==> flow/design.v <==
`timescale 1ns / 1ps
module xbip_dsp48_macro_0 (
    input wire                 CLK,
    input wire                 CE,
    input wire signed  [7:0]   A,
    input wire signed  [7:0]   B,
    input wire signed  [30:0]  C,
    output wire signed [31:0]  P
);
assign P = A * B + C;
endmodule
`timescale 1ns / 1ps
module MAC(
    input wire rstn_i,
    input wire clk_i,
    input wire dsp_enable_i,
    input wire dsp_valid_i,
    input wire signed [7:0] dsp_input_i,
    input wire signed [7:0] dsp_weight_i,
    output wire valid_o_d,
    output reg done_o,
    output wire signed [31:0] dsp_output_o
);
reg signed [30:0] partial_sum;     
reg signed [31:0] dsp_output;
wire signed [31:0] dsp_temp;
wire dsp_valid_o;
reg [1:0] dsp_valid_delay;
assign dsp_output_o = dsp_output;
assign dsp_valid_o = dsp_valid_delay[0];
assign valid_o_d = dsp_valid_delay[1];
always @(posedge clk_i or negedge rstn_i) begin
    if (!rstn_i) begin
        partial_sum <= 0;
    end else if (valid_o_d) begin
        partial_sum <= 0;
    end else begin
        partial_sum <= $signed ({dsp_temp[31],dsp_temp[29:0]});
    end 
end
always @(posedge clk_i or negedge rstn_i) begin
    if (!rstn_i) begin
        dsp_valid_delay <=0;
    end
    else begin
        dsp_valid_delay[0] <= dsp_valid_i;
        dsp_valid_delay[1] <= dsp_valid_delay[0];
    end
end
always @(posedge clk_i or negedge rstn_i) begin    
    if(!rstn_i) begin
        dsp_output <= 0;
        done_o <= 0;
    end
    else if (dsp_valid_o) begin
        dsp_output <= dsp_temp;
        done_o <= 1;
    end
    else begin
        dsp_output <=0;
        done_o <= 0;
    end
end 
xbip_dsp48_macro_0 DSP_for_MAC (
    .CLK(clk_i),              
    .CE(dsp_enable_i),        
    .A(dsp_input_i),          
    .B(dsp_weight_i),         
    .C(partial_sum),          
    .P(dsp_temp)              
);
endmodule
module Quantize
#(
    parameter WIDTH_INPUT       = 32, 
    parameter WIDTH_OUTPUT      = 8,
    parameter NUM_CALCULATE     = 8,
    parameter SCALIING_FACTOR   = 2408, 
    parameter QUANTIZE_BIT      = 8
)
(
    input wire                              clk_i,           
    input wire                              rstn_i,          
    input wire                              i_q_en,          
    input wire signed   [WIDTH_INPUT-1:0]   din_i,           
    output wire signed  [WIDTH_OUTPUT-1:0]  o_qout,          
    output wire                             o_qvalid,        
    output wire                             done_o           
);
    localparam LOCAL_COUNTER = $clog2(NUM_CALCULATE);  
    reg         [LOCAL_COUNTER-1:0] rCnt;                
    reg signed  [WIDTH_INPUT-1:0]   rScaled;             
    reg signed  [WIDTH_OUTPUT-1:0]  rClipped;            
    reg     rEn_delay;                                   
    reg     q_valid;                                     
    reg     q_done;                                      
    always @(posedge clk_i) begin
        if (!rstn_i) begin
            rEn_delay <= 0;                        
        end else begin
            rEn_delay <= i_q_en;                   
        end
    end
    always @(posedge clk_i or negedge rstn_i) begin
        if (!rstn_i) begin
            rScaled <= 0;                           
        end else if(din_i >= 0) begin
            rScaled <= (din_i + SCALIING_FACTOR / 2) / SCALIING_FACTOR;  
        end else begin
            rScaled <= (din_i - SCALIING_FACTOR / 2) / SCALIING_FACTOR;  
        end
    end
    always @(posedge clk_i) begin
        if (!rstn_i) begin
            q_valid <= 0;                          
            q_done  <= 0;                          
        end else if (rEn_delay) begin
            q_valid <= 1;                          
        end else if (rCnt == NUM_CALCULATE-2) begin
            q_done  <= 1;                           
        end else if (rCnt == NUM_CALCULATE-1) begin
            q_done  <= 0;                           
            q_valid <= 0;                          
        end
    end
    always @(posedge clk_i) begin
        if (!rstn_i) begin
            rCnt    <= 0;                              
        end else if(q_valid) begin
            rCnt <= rCnt + 1;                       
        end else begin
            rCnt <= 0;                              
        end
    end
    always @(posedge clk_i or negedge rstn_i) begin
        if (!rstn_i) begin
            rClipped <= 0;                          
        end else if (q_valid | rEn_delay) begin
            case(rScaled[QUANTIZE_BIT:QUANTIZE_BIT-1])
                2'b01:  begin
                    rClipped <= {(QUANTIZE_BIT-1){1'b1}};  
                end
                2'b10:  begin
                    rClipped <= {1'b1,{(QUANTIZE_BIT-1){1'b0}}};  
                end
                default:    begin
                    rClipped <= rScaled[QUANTIZE_BIT-1:0];  
                end
            endcase
        end else begin
            rClipped <= 0;                          
        end
    end    
    assign o_qvalid = q_valid;                     
    assign done_o   = q_done;                        
    assign o_qout   = rClipped;                      
endmodule
module Dequantize
#(
    parameter WIDTH_INPUT       = 32,
    parameter WIDTH_OUTPUT      = 32,
    parameter SCALIING_FACTOR_X = 2408,   
    parameter SCALIING_FACTOR_Y = 134,    
    parameter NUM_COUNTER_BIT   = 3,
    parameter NUM_CALCULATE     = 4
)
(
    input wire  clk_i,                               
    input wire  rstn_i,                              
    input wire signed   [WIDTH_INPUT-1:0]   din_i,   
    input wire  valid_i,                             
    output wire valid_o,                             
    output wire done_o,                              
    output wire signed  [WIDTH_OUTPUT-1:0]  dout_o   
);
    reg         [NUM_COUNTER_BIT-1:0]   rCnt;            
    reg signed  [WIDTH_OUTPUT-1:0]      rScaled;         
    reg         q_done;                                  
    reg [1:0]   valid_delay;                             
    always @(posedge clk_i or negedge rstn_i) begin
        if (!rstn_i) begin
            rScaled <= 0;
        end else begin
            rScaled <= din_i * SCALIING_FACTOR_X * SCALIING_FACTOR_Y; 
        end
    end
    always @(posedge clk_i or negedge rstn_i) begin
        if (!rstn_i) begin
            q_done <= 0;
        end else if (rCnt == NUM_CALCULATE-2) begin
            q_done <= 1;
        end else if (rCnt == NUM_CALCULATE-1) begin
            q_done <= 0;
        end
    end
    always @(posedge clk_i or negedge rstn_i) begin
        if (!rstn_i) begin
            rCnt <= 0;
        end else if (valid_o) begin
            rCnt <= rCnt + 1;
        end else begin
            rCnt <= 0;
        end
    end
    always @(posedge clk_i or negedge rstn_i) begin
        if (!rstn_i) begin
            valid_delay <= 0;
        end else begin
            valid_delay[0] <= valid_i;
            valid_delay[1] <= valid_delay[0];
        end
    end
    assign done_o = q_done;
    assign valid_o = valid_delay[1];
    assign dout_o = rScaled;
endmodule
module top(
    input wire                  clk_i,           
    input wire                  rstn_i,          
    input wire                  start_i,         
    input wire signed   [31:0]  vector_x_i,      
    input wire signed   [31:0]  quant_w_i,       
    output wire                 done_o,          
    output wire signed  [31:0]  dout_o           
);
wire quantize_done;                        
wire dequantize_done;                      
wire signed [7:0]   quantized_data;          
wire signed [31:0]  mac_out [3:0];           
reg signed  [31:0]  mac_o [3:0];             
wire valid;                                
wire mac_done;                             
wire [3:0] mac_done_w;                     
assign mac_done = mac_done_w[0];
reg q_valid;                               
reg [31:0] q_in;                           
Quantize #(
    .WIDTH_INPUT(32), 
    .WIDTH_OUTPUT(8),
    .NUM_CALCULATE(8),                     
    .SCALIING_FACTOR(2408),                
    .QUANTIZE_BIT(8) 
) quantize_inst (
    .clk_i(clk_i),                         
    .rstn_i(rstn_i),                       
    .i_q_en(start_i),                      
    .din_i(vector_x_i),                    
    .o_qout(quantized_data),               
    .o_qvalid(valid),                      
    .done_o(quantize_done)                 
);
genvar i;
generate 
    for (i = 0; i < 4; i = i + 1) begin : mac_gen
        MAC mymac(
            .clk_i(clk_i),                 
            .rstn_i(rstn_i),               
            .dsp_enable_i(valid),          
            .dsp_valid_i(quantize_done),   
            .dsp_input_i(quantized_data),  
            .dsp_weight_i(quant_w_i[32-1-8*i:32-8*(i+1)]),  
            .done_o(mac_done_w[i]),        
            .dsp_output_o(mac_out[i])      
        );
        always @(posedge clk_i or negedge rstn_i) begin
            if (!rstn_i) begin
                mac_o[i] <= 0;             
            end else if (mac_done) begin
                mac_o[i] <= mac_out[i];    
            end
        end
    end
endgenerate
Dequantize #(
    .WIDTH_INPUT(32),                      
    .WIDTH_OUTPUT(32), 
    .SCALIING_FACTOR_X(2408), 
    .SCALIING_FACTOR_Y(134),
    .NUM_COUNTER_BIT(3),                   
    .NUM_CALCULATE(4) 
) dequantize_inst (
    .clk_i(clk_i),                         
    .rstn_i(rstn_i),                       
    .din_i(q_in),                          
    .valid_i(q_valid),                     
    .done_o(dequantize_done),              
    .dout_o(dout_o)                        
);
reg [1:0] qCnt;                            
always @(posedge clk_i or negedge rstn_i) begin
    if (!rstn_i) begin
        qCnt <= 0;                         
    end else if (q_valid) begin
        qCnt <= qCnt + 1;                  
    end
end
always @(posedge clk_i or negedge rstn_i) begin
    if (!rstn_i) begin
        q_valid <= 0;                      
    end else if (mac_done) begin
        q_valid <= 1;                      
    end else if (qCnt == 3) begin
        q_valid <= 0;                      
    end
end
always @(posedge clk_i or negedge rstn_i) begin
    if (!rstn_i) begin
        q_in <= 0;                         
    end else if (q_valid) begin
        q_in <= mac_o[qCnt];               
    end else begin
        q_in <= 0;                         
    end
end
assign done_o = dequantize_done ? 1 : 0;   
endmodule
Reports on top
Tool output for the design above, in the order of the flow. Lines are those of the file above, counted from 1. The mark - stands for no value.

Top: top. Clock port: clk_i. Library: sky130hd. Timing corner: tt_025C_1v80.

Elaborated design
Source: Yosys, flattened and elaborated. Widths are those after wreduce. Registers that Yosys merges into a memory's read port (data or address) are not register bits. Print and check cells do not count. Equal cells are merged and count once.

For flip-flop bits (word level) the number is 481. The figure for input port bits is 67. For output and inout port bits the number is 33. Under elaborated cells stands 92.

The entry for $add $sub $neg reads 9. The entry for multipliers reads 6. The figure for divide/modulo/power cells is 2. The entry for order comparisons reads 1. For eq/ne operators the number is 10. The entry for multiplexer cells reads 24. The figure for bitwise operators is 2. The figure for reduce/logical cells is 8.

Operators by type and width (count): 32-bit by 13-bit divider with 32-bit output (second input constant) (2); 8-bit by 8-bit multiplier with 16-bit output (4); 32-bit by 10-bit multiplier with 29-bit output (second input constant) (1); 29-bit by 8-bit multiplier with 28-bit output (second input constant) (1); 32-bit 2-to-1 mux (5); 32-bit by 31-bit adder with 32-bit output (4); 32-bit parallel mux with 4-bit select (1); 31-bit 2-to-1 mux (4); 32-bit by 1-bit >= comparator with 1-bit output (second input constant) (1); 32-bit by 12-bit adder with 32-bit output (second input constant) (1); 32-bit by 12-bit subtractor with 32-bit output (second input constant) (1); 8-bit parallel mux with 2-bit select (1); 1-bit 2-to-1 mux (10); 9-bit 2-to-1 mux (1); 2-bit nonzero test (4); 8-bit 2-to-1 mux (1); 2-bit == test (second input constant) (3); 2-bit AND reduction (3); 3-bit by 1-bit adder with 3-bit output (second input constant) (2); 3-bit by 2-bit == test with 1-bit output (second input constant) (2); 3-bit == test (second input constant) (2); 2-bit by 1-bit == test with 1-bit output (second input constant) (2); 3-bit 2-to-1 mux (1); 2-bit by 1-bit adder with 2-bit output (second input constant) (1); 2-bit by 1-bit inequality test with 1-bit output (second input constant) (1); 2-bit logical NOT (1); 1-bit OR (1); 1-bit NOT (1).

Depth
Yosys ltp: most cells in a row. Word level: on the elaborated netlist, between registers, memories and ports. Mapped: between sequential cells and ports; inverters and the memories' decode and read muxes count.

The figure for word-level depth is 4. For ABC_AREA the number is 1. The entry for depth in mapped cells reads 175. The entry for gate-level depth less buffers reads 171.

Netlist
The flow's flattened synthesis, as Yosys stat reports it; memories are mapped. The netlist is that of the ABC_AREA named above (0 if unset); the other value can give another one. Totals and module areas in this step are rounded.

The entry for cells in the netlist reads 5951. The entry for chip area (Yosys) reads 46300 um^2. For sequential area the number is 10600 um^2. Mapped flip-flops: 426.

Cells by type: sky130_fd_sc_hd__dfrtp_1 (count 420, total area 1.05E+04 um^2); sky130_fd_sc_hd__fa_1 (count 307, total area 6.15E+03 um^2); sky130_fd_sc_hd__nand2_1 (count 1478, total area 5.55E+03 um^2); sky130_fd_sc_hd__ha_1 (count 441, total area 5.52E+03 um^2); sky130_fd_sc_hd__inv_1 (count 963, total area 3.61E+03 um^2); sky130_fd_sc_hd__nand3_1 (count 328, total area 1.64E+03 um^2); sky130_fd_sc_hd__xor2_1 (count 181, total area 1585.27 um^2); sky130_fd_sc_hd__nand2_4 (count 135, total area 1.52E+03 um^2); sky130_fd_sc_hd__nor2_1 (count 396, total area 1.49E+03 um^2); sky130_fd_sc_hd__nand2_2 (count 230, total area 1438.88 um^2); sky130_fd_sc_hd__a21oi_1 (count 250, total area 1251.2 um^2); sky130_fd_sc_hd__xnor2_1 (count 111, total area 972.182 um^2); sky130_fd_sc_hd__nand3_2 (count 50, total area 500.48 um^2); sky130_fd_sc_hd__o21ai_0 (count 100, total area 500.48 um^2); sky130_fd_sc_hd__o21bai_1 (count 50, total area 375.36 um^2); sky130_fd_sc_hd__clkbuf_1 (count 85, total area 319.056 um^2); sky130_fd_sc_hd__nor2_4 (count 26, total area 292.781 um^2); sky130_fd_sc_hd__nor2_2 (count 43, total area 269.008 um^2).

Other cell types: 49; their cells: 357.

Timing after synthesis
OpenSTA on the mapped netlist: ideal clock, no wires. The path of least setup slack (recovery checks aside). Input and output delay are each 20% of the period. Register names are those of the netlist, which keeps one name where synthesis merged equal registers.

Path type: input port to flip-flop. Start: input port vector_x_i[31]. End: register quantize_inst.rScaled[8]. Period: 33.0 ns. Under input delay stands 6.600 ns. Library setup time: 0.118 ns. For time at the first pin the number is 6.600 ns. Arrival time: 22.676 ns. For data required time the number is 32.882 ns. The figure for path slack is 10.206 ns. The figure for path delay is 16.194 ns. The entry for driving pins on the path reads 153. The figure for path buffers is 14. Period reached after synthesis: 22.794 ns.

"path delay" = arrival - input delay + setup time. "driving pins on the path" counts driving pins, that of a launching flip-flop among them; a cell with two outputs on the path counts twice. "period reached after synthesis" = period - worst setup slack (recovery checks aside). The figure is calculated, with input and output delays left at 20% of the set period. Between the ends stands the longest chain of elaborated cells between them, by number of cells; it is not shown to be the way that was timed. Of several equally long chains one is given. Each line given opens the expression or statement behind the cell; cells for indexed reads and writes are added by Yosys, which also makes memories of some case tables. At most two assigning lines are given for a register; there are more.

Cells stage by stage: sky130_fd_sc_hd__clkbuf_1 -> sky130_fd_sc_hd__ha_1 -> sky130_fd_sc_hd__nand2_1 -> sky130_fd_sc_hd__inv_1 -> sky130_fd_sc_hd__nand2_1 -> sky130_fd_sc_hd__nand2_2 -> sky130_fd_sc_hd__a21oi_1 -> sky130_fd_sc_hd__nand3_2 -> sky130_fd_sc_hd__a31oi_4 -> sky130_fd_sc_hd__clkinv_2 -> sky130_fd_sc_hd__buf_6 -> sky130_fd_sc_hd__nand2_1 -> sky130_fd_sc_hd__nand2_1 -> sky130_fd_sc_hd__nand2_1 -> sky130_fd_sc_hd__nand2_1 -> sky130_fd_sc_hd__nand2_1 -> sky130_fd_sc_hd__clkinv_2 -> sky130_fd_sc_hd__a21oi_1 -> [117 not listed] -> sky130_fd_sc_hd__nand2_4 -> sky130_fd_sc_hd__nand2_2 -> sky130_fd_sc_hd__nor2_4 -> sky130_fd_sc_hd__nand2_4 -> sky130_fd_sc_hd__nand2_1 -> sky130_fd_sc_hd__nand2_2 -> sky130_fd_sc_hd__nand2_4 -> sky130_fd_sc_hd__nand3_1 -> sky130_fd_sc_hd__nand2_1 -> sky130_fd_sc_hd__inv_2 -> sky130_fd_sc_hd__a21oi_4 -> sky130_fd_sc_hd__nand2_1 -> sky130_fd_sc_hd__inv_1 -> sky130_fd_sc_hd__ha_1 -> sky130_fd_sc_hd__nand3_1 -> sky130_fd_sc_hd__o31ai_1 -> sky130_fd_sc_hd__xnor2_1 -> sky130_fd_sc_hd__inv_1. The figure for length of the longest elaborated chain is 3. For elaborated cells on any way between the ends the number is 6. For RTL lines with such cells the number is 3. Classes of those cells: add/sub (2); div (2); compare (1); mux (1).

Ends and longest elaborated chain, post-synthesis: from (decl) (RTL line 221) `input wire signed   [31:0]  vector_x_i,`; 32-bit by 12-bit subtractor with 32-bit output (RTL line 110) `rScaled <= (din_i - SCALIING_FACTOR / 2) / SCALIING_FACTOR;`; 32-bit by 13-bit divider with 32-bit output (RTL line 110); 9-bit 2-to-1 mux (RTL line 107) `end else if(din_i >= 0) begin`; to (assign) (RTL line 108) `rScaled <= (din_i + SCALIING_FACTOR / 2) / SCALIING_FACTOR;`; to (assign) (RTL line 110); to (decl) (RTL line 92) `reg signed  [WIDTH_INPUT-1:0]   rScaled;`.

Timing after layout
From the final timing report of record 1: the path of least setup slack in the routed layout; clock arrival at registers is part of the times.

Path type: input port to flip-flop. Start: input port vector_x_i[31]. End: register quantize_inst.rScaled[8]. Period: 53.6 ns. Under input delay stands 10.72 ns. Library setup time: 0.11 ns. For time at the first pin the number is 10.72 ns. Arrival time: 31.47 ns. For data required time the number is 54.10 ns. The figure for path slack is 22.63 ns. The entry for driving pins on the path reads 140. The figure for path buffers is 2.

Between the ends stands the longest chain of elaborated cells between them, by number of cells; it is not shown to be the way that was timed. Of several equally long chains one is given. At most two assigning lines are given for a register; there are more.

Cells stage by stage: sky130_fd_sc_hd__clkdlybuf4s50_1 -> sky130_fd_sc_hd__buf_4 -> sky130_fd_sc_hd__inv_1 -> sky130_fd_sc_hd__ha_1 -> sky130_fd_sc_hd__inv_2 -> sky130_fd_sc_hd__nand2_2 -> sky130_fd_sc_hd__nand3_1 -> sky130_fd_sc_hd__nand2_1 -> sky130_fd_sc_hd__nand2_1 -> sky130_fd_sc_hd__nand3_2 -> sky130_fd_sc_hd__a31oi_4 -> sky130_fd_sc_hd__clkinv_2 -> sky130_fd_sc_hd__o21ai_0 -> sky130_fd_sc_hd__nand3_2 -> sky130_fd_sc_hd__nand3_4 -> sky130_fd_sc_hd__nand2_2 -> sky130_fd_sc_hd__a21oi_1 -> sky130_fd_sc_hd__nand2_2 -> [104 not listed] -> sky130_fd_sc_hd__nand2_1 -> sky130_fd_sc_hd__nand2_2 -> sky130_fd_sc_hd__nand2_2 -> sky130_fd_sc_hd__nand2_1 -> sky130_fd_sc_hd__nand2_2 -> sky130_fd_sc_hd__nand2_4 -> sky130_fd_sc_hd__nor2_4 -> sky130_fd_sc_hd__nand2_1 -> sky130_fd_sc_hd__nand2_2 -> sky130_fd_sc_hd__nand2_1 -> sky130_fd_sc_hd__a21oi_4 -> sky130_fd_sc_hd__nand2_1 -> sky130_fd_sc_hd__inv_1 -> sky130_fd_sc_hd__ha_1 -> sky130_fd_sc_hd__nand3_1 -> sky130_fd_sc_hd__o31ai_1 -> sky130_fd_sc_hd__xnor2_1 -> sky130_fd_sc_hd__inv_1. The figure for length of the longest elaborated chain is 3. For elaborated cells on any way between the ends the number is 6. For RTL lines with such cells the number is 3. Classes of those cells: add/sub (2); div (2); compare (1); mux (1).

Ends and longest elaborated chain, after layout: from (decl) (RTL line 221) `input wire signed   [31:0]  vector_x_i,`; 32-bit by 12-bit subtractor with 32-bit output (RTL line 110) `rScaled <= (din_i - SCALIING_FACTOR / 2) / SCALIING_FACTOR;`; 32-bit by 13-bit divider with 32-bit output (RTL line 110); 9-bit 2-to-1 mux (RTL line 107) `end else if(din_i >= 0) begin`; to (assign) (RTL line 108) `rScaled <= (din_i + SCALIING_FACTOR / 2) / SCALIING_FACTOR;`; to (assign) (RTL line 110); to (decl) (RTL line 92) `reg signed  [WIDTH_INPUT-1:0]   rScaled;`.

Subject: flow runs of top

Hi,

4 stored runs of top in the flow (synthesis by Yosys, layout by OpenROAD, sky130hd cells), in arbitrary order. Constraints: input delay and output delay 20% of the set period each, output load 0.01 pF. "achieved clock period" means the clock period less the worst setup slack. The figure is calculated, with input and output delays left at 20% of the set period. "worst setup path time" is the time allowed to the run's worst setup path (the clock period less input and output delay, where it has them) less its slack. Clock arrival times count: a late capture clock shortens it, a late launch clock lengthens it. Measured values are rounded.

Files of record 1:
==> flow/run.sh <==
#!/bin/bash
# the make line also repeats the synthesis and layout settings of config.mk as NAME=value (left out here)
make -C /OpenROAD-flow-scripts/flow DESIGN_CONFIG=/design/flow/config.mk WORK_HOME=/design/flow/orfs CLKGATE_MAP_FILE= finish
==> flow/config.mk <==
export PLATFORM = sky130hd
export DESIGN_NAME = top
export DESIGN_NICKNAME = top
export VERILOG_FILES = /design/flow/design.v
export SDC_FILE = /design/flow/constraint.sdc
export NUM_CORES = 4
export LEC_CHECK = 0
export ABC_AREA = 1
export CAP_MARGIN = 20
export CELL_PAD_IN_SITES_DETAIL_PLACEMENT = 1
export CORE_MARGIN = 2
export CORE_UTILIZATION = 30
export GPL_ROUTABILITY_DRIVEN = 0
export GPL_TIMING_DRIVEN = 1
export PLACE_DENSITY_LB_ADDON = 0.21
export SETUP_SLACK_MARGIN = -1.31
export SLEW_MARGIN = 35
==> flow/constraint.sdc <==
create_clock -name core_clock -period 53.6 [get_ports {clk_i}]
set_input_delay 10.7200 -clock core_clock [delete_from_list [all_inputs] [get_ports {clk_i}]]
set_output_delay 10.7200 -clock core_clock [all_outputs]
set_load 0.01 [all_outputs]

Results of record 1. The setup slack of the critical path stands at 22.6 ns. The achieved clock period comes to 30.970 ns. The setup total negative slack stands at 0.000 ns. For the post-route utilization the run shows 33.1%. The overall die area reads 158000 um^2. The synthesis area reads 46300 um^2. The worst setup path time stands at 20.25 ns. Kind of the worst setup path: input port to flip-flop. For the worst hold slack in the final report the run shows 0.349 ns. The standard-cell area after routing comes to 50900 um^2.

Files of record 2:
==> flow/run.sh <==
#!/bin/bash
# the make line also repeats the synthesis and layout settings of config.mk as NAME=value (left out here)
make -C /OpenROAD-flow-scripts/flow DESIGN_CONFIG=/design/flow/config.mk WORK_HOME=/design/flow/orfs CLKGATE_MAP_FILE= finish
==> flow/config.mk <==
export PLATFORM = sky130hd
export DESIGN_NAME = top
export DESIGN_NICKNAME = top
export VERILOG_FILES = /design/flow/design.v
export SDC_FILE = /design/flow/constraint.sdc
export NUM_CORES = 4
export LEC_CHECK = 0
export CAP_MARGIN = 20
export CORE_MARGIN = 2
export CORE_UTILIZATION = 40
export SLEW_MARGIN = 20
==> flow/constraint.sdc <==
create_clock -name core_clock -period 33.0 [get_ports {clk_i}]
set_input_delay 6.6000 -clock core_clock [delete_from_list [all_inputs] [get_ports {clk_i}]]
set_output_delay 6.6000 -clock core_clock [all_outputs]
set_load 0.01 [all_outputs]

Results of record 2. The setup slack of the critical path stands at 2.16 ns. The achieved clock period comes to 30.838 ns. The setup total negative slack stands at 0.000 ns. For the post-route utilization the run shows 44.0%. The overall die area reads 116000 um^2. The synthesis area reads 45500 um^2. The worst setup path time stands at 24.24 ns. Kind of the worst setup path: input port to flip-flop. For the worst hold slack in the final report the run shows 0.346 ns. The standard-cell area after routing comes to 49600 um^2.

Files of record 3:
==> flow/run.sh <==
#!/bin/bash
# the make line also repeats the synthesis and layout settings of config.mk as NAME=value (left out here)
make -C /OpenROAD-flow-scripts/flow DESIGN_CONFIG=/design/flow/config.mk WORK_HOME=/design/flow/orfs CLKGATE_MAP_FILE= finish
==> flow/config.mk <==
export PLATFORM = sky130hd
export DESIGN_NAME = top
export DESIGN_NICKNAME = top
export VERILOG_FILES = /design/flow/design.v
export SDC_FILE = /design/flow/constraint.sdc
export NUM_CORES = 4
export LEC_CHECK = 0
export CAP_MARGIN = 20
export CELL_PAD_IN_SITES_GLOBAL_PLACEMENT = 3
export CORE_ASPECT_RATIO = 0.99
export CORE_MARGIN = 2
export CORE_UTILIZATION = 49
export GPL_ROUTABILITY_DRIVEN = 0
export MAX_ROUTING_LAYER = met4
export PLACE_DENSITY_LB_ADDON = 0.24
export SETUP_SLACK_MARGIN = -1.37
export SLEW_MARGIN = 20
==> flow/constraint.sdc <==
create_clock -name core_clock -period 47.8 [get_ports {clk_i}]
set_input_delay 9.5600 -clock core_clock [delete_from_list [all_inputs] [get_ports {clk_i}]]
set_output_delay 9.5600 -clock core_clock [all_outputs]
set_load 0.01 [all_outputs]

Results of record 3. The setup slack of the critical path stands at 11.9 ns. The achieved clock period comes to 35.868 ns. The setup total negative slack stands at 0.000 ns. For the post-route utilization the run shows 53.3%. The overall die area reads 95300 um^2. The synthesis area reads 45500 um^2. The worst setup path time stands at 26.31 ns. Kind of the worst setup path: input port to flip-flop. For the worst hold slack in the final report the run shows 0.366 ns. The standard-cell area after routing comes to 49200 um^2.

Files of record 4:
==> flow/run.sh <==
#!/bin/bash
# the make line also repeats the synthesis and layout settings of config.mk as NAME=value (left out here)
make -C /OpenROAD-flow-scripts/flow DESIGN_CONFIG=/design/flow/config.mk WORK_HOME=/design/flow/orfs CLKGATE_MAP_FILE= finish
==> flow/config.mk <==
export PLATFORM = sky130hd
export DESIGN_NAME = top
export DESIGN_NICKNAME = top
export VERILOG_FILES = /design/flow/design.v
export SDC_FILE = /design/flow/constraint.sdc
export NUM_CORES = 4
export LEC_CHECK = 0
export ABC_AREA = 0
export CAP_MARGIN = 35
export CELL_PAD_IN_SITES_GLOBAL_PLACEMENT = 1
export CORE_ASPECT_RATIO = 0.8
export CORE_MARGIN = 2
export CORE_UTILIZATION = 18
export CTS_CLUSTER_DIAMETER = 284
export MIN_ROUTING_LAYER = met2
export PLACE_DENSITY_LB_ADDON = 0.17
export SETUP_SLACK_MARGIN = 3.37
export SLEW_MARGIN = 35
==> flow/constraint.sdc <==
create_clock -name core_clock -period 42.3 [get_ports {clk_i}]
set_input_delay 8.4600 -clock core_clock [delete_from_list [all_inputs] [get_ports {clk_i}]]
set_output_delay 8.4600 -clock core_clock [all_outputs]
set_load 0.01 [all_outputs]

Results of record 4. The setup slack of the critical path stands at 6.65 ns. The achieved clock period comes to 35.649 ns. The setup total negative slack stands at 0.000 ns. For the post-route utilization the run shows 20.7%. The overall die area reads 257000 um^2. The synthesis area reads 45500 um^2. The worst setup path time stands at 27.19 ns. Kind of the worst setup path: input port to flip-flop. For the worst hold slack in the final report the run shows 0.344 ns. The standard-cell area after routing comes to 52100 um^2.

Regards
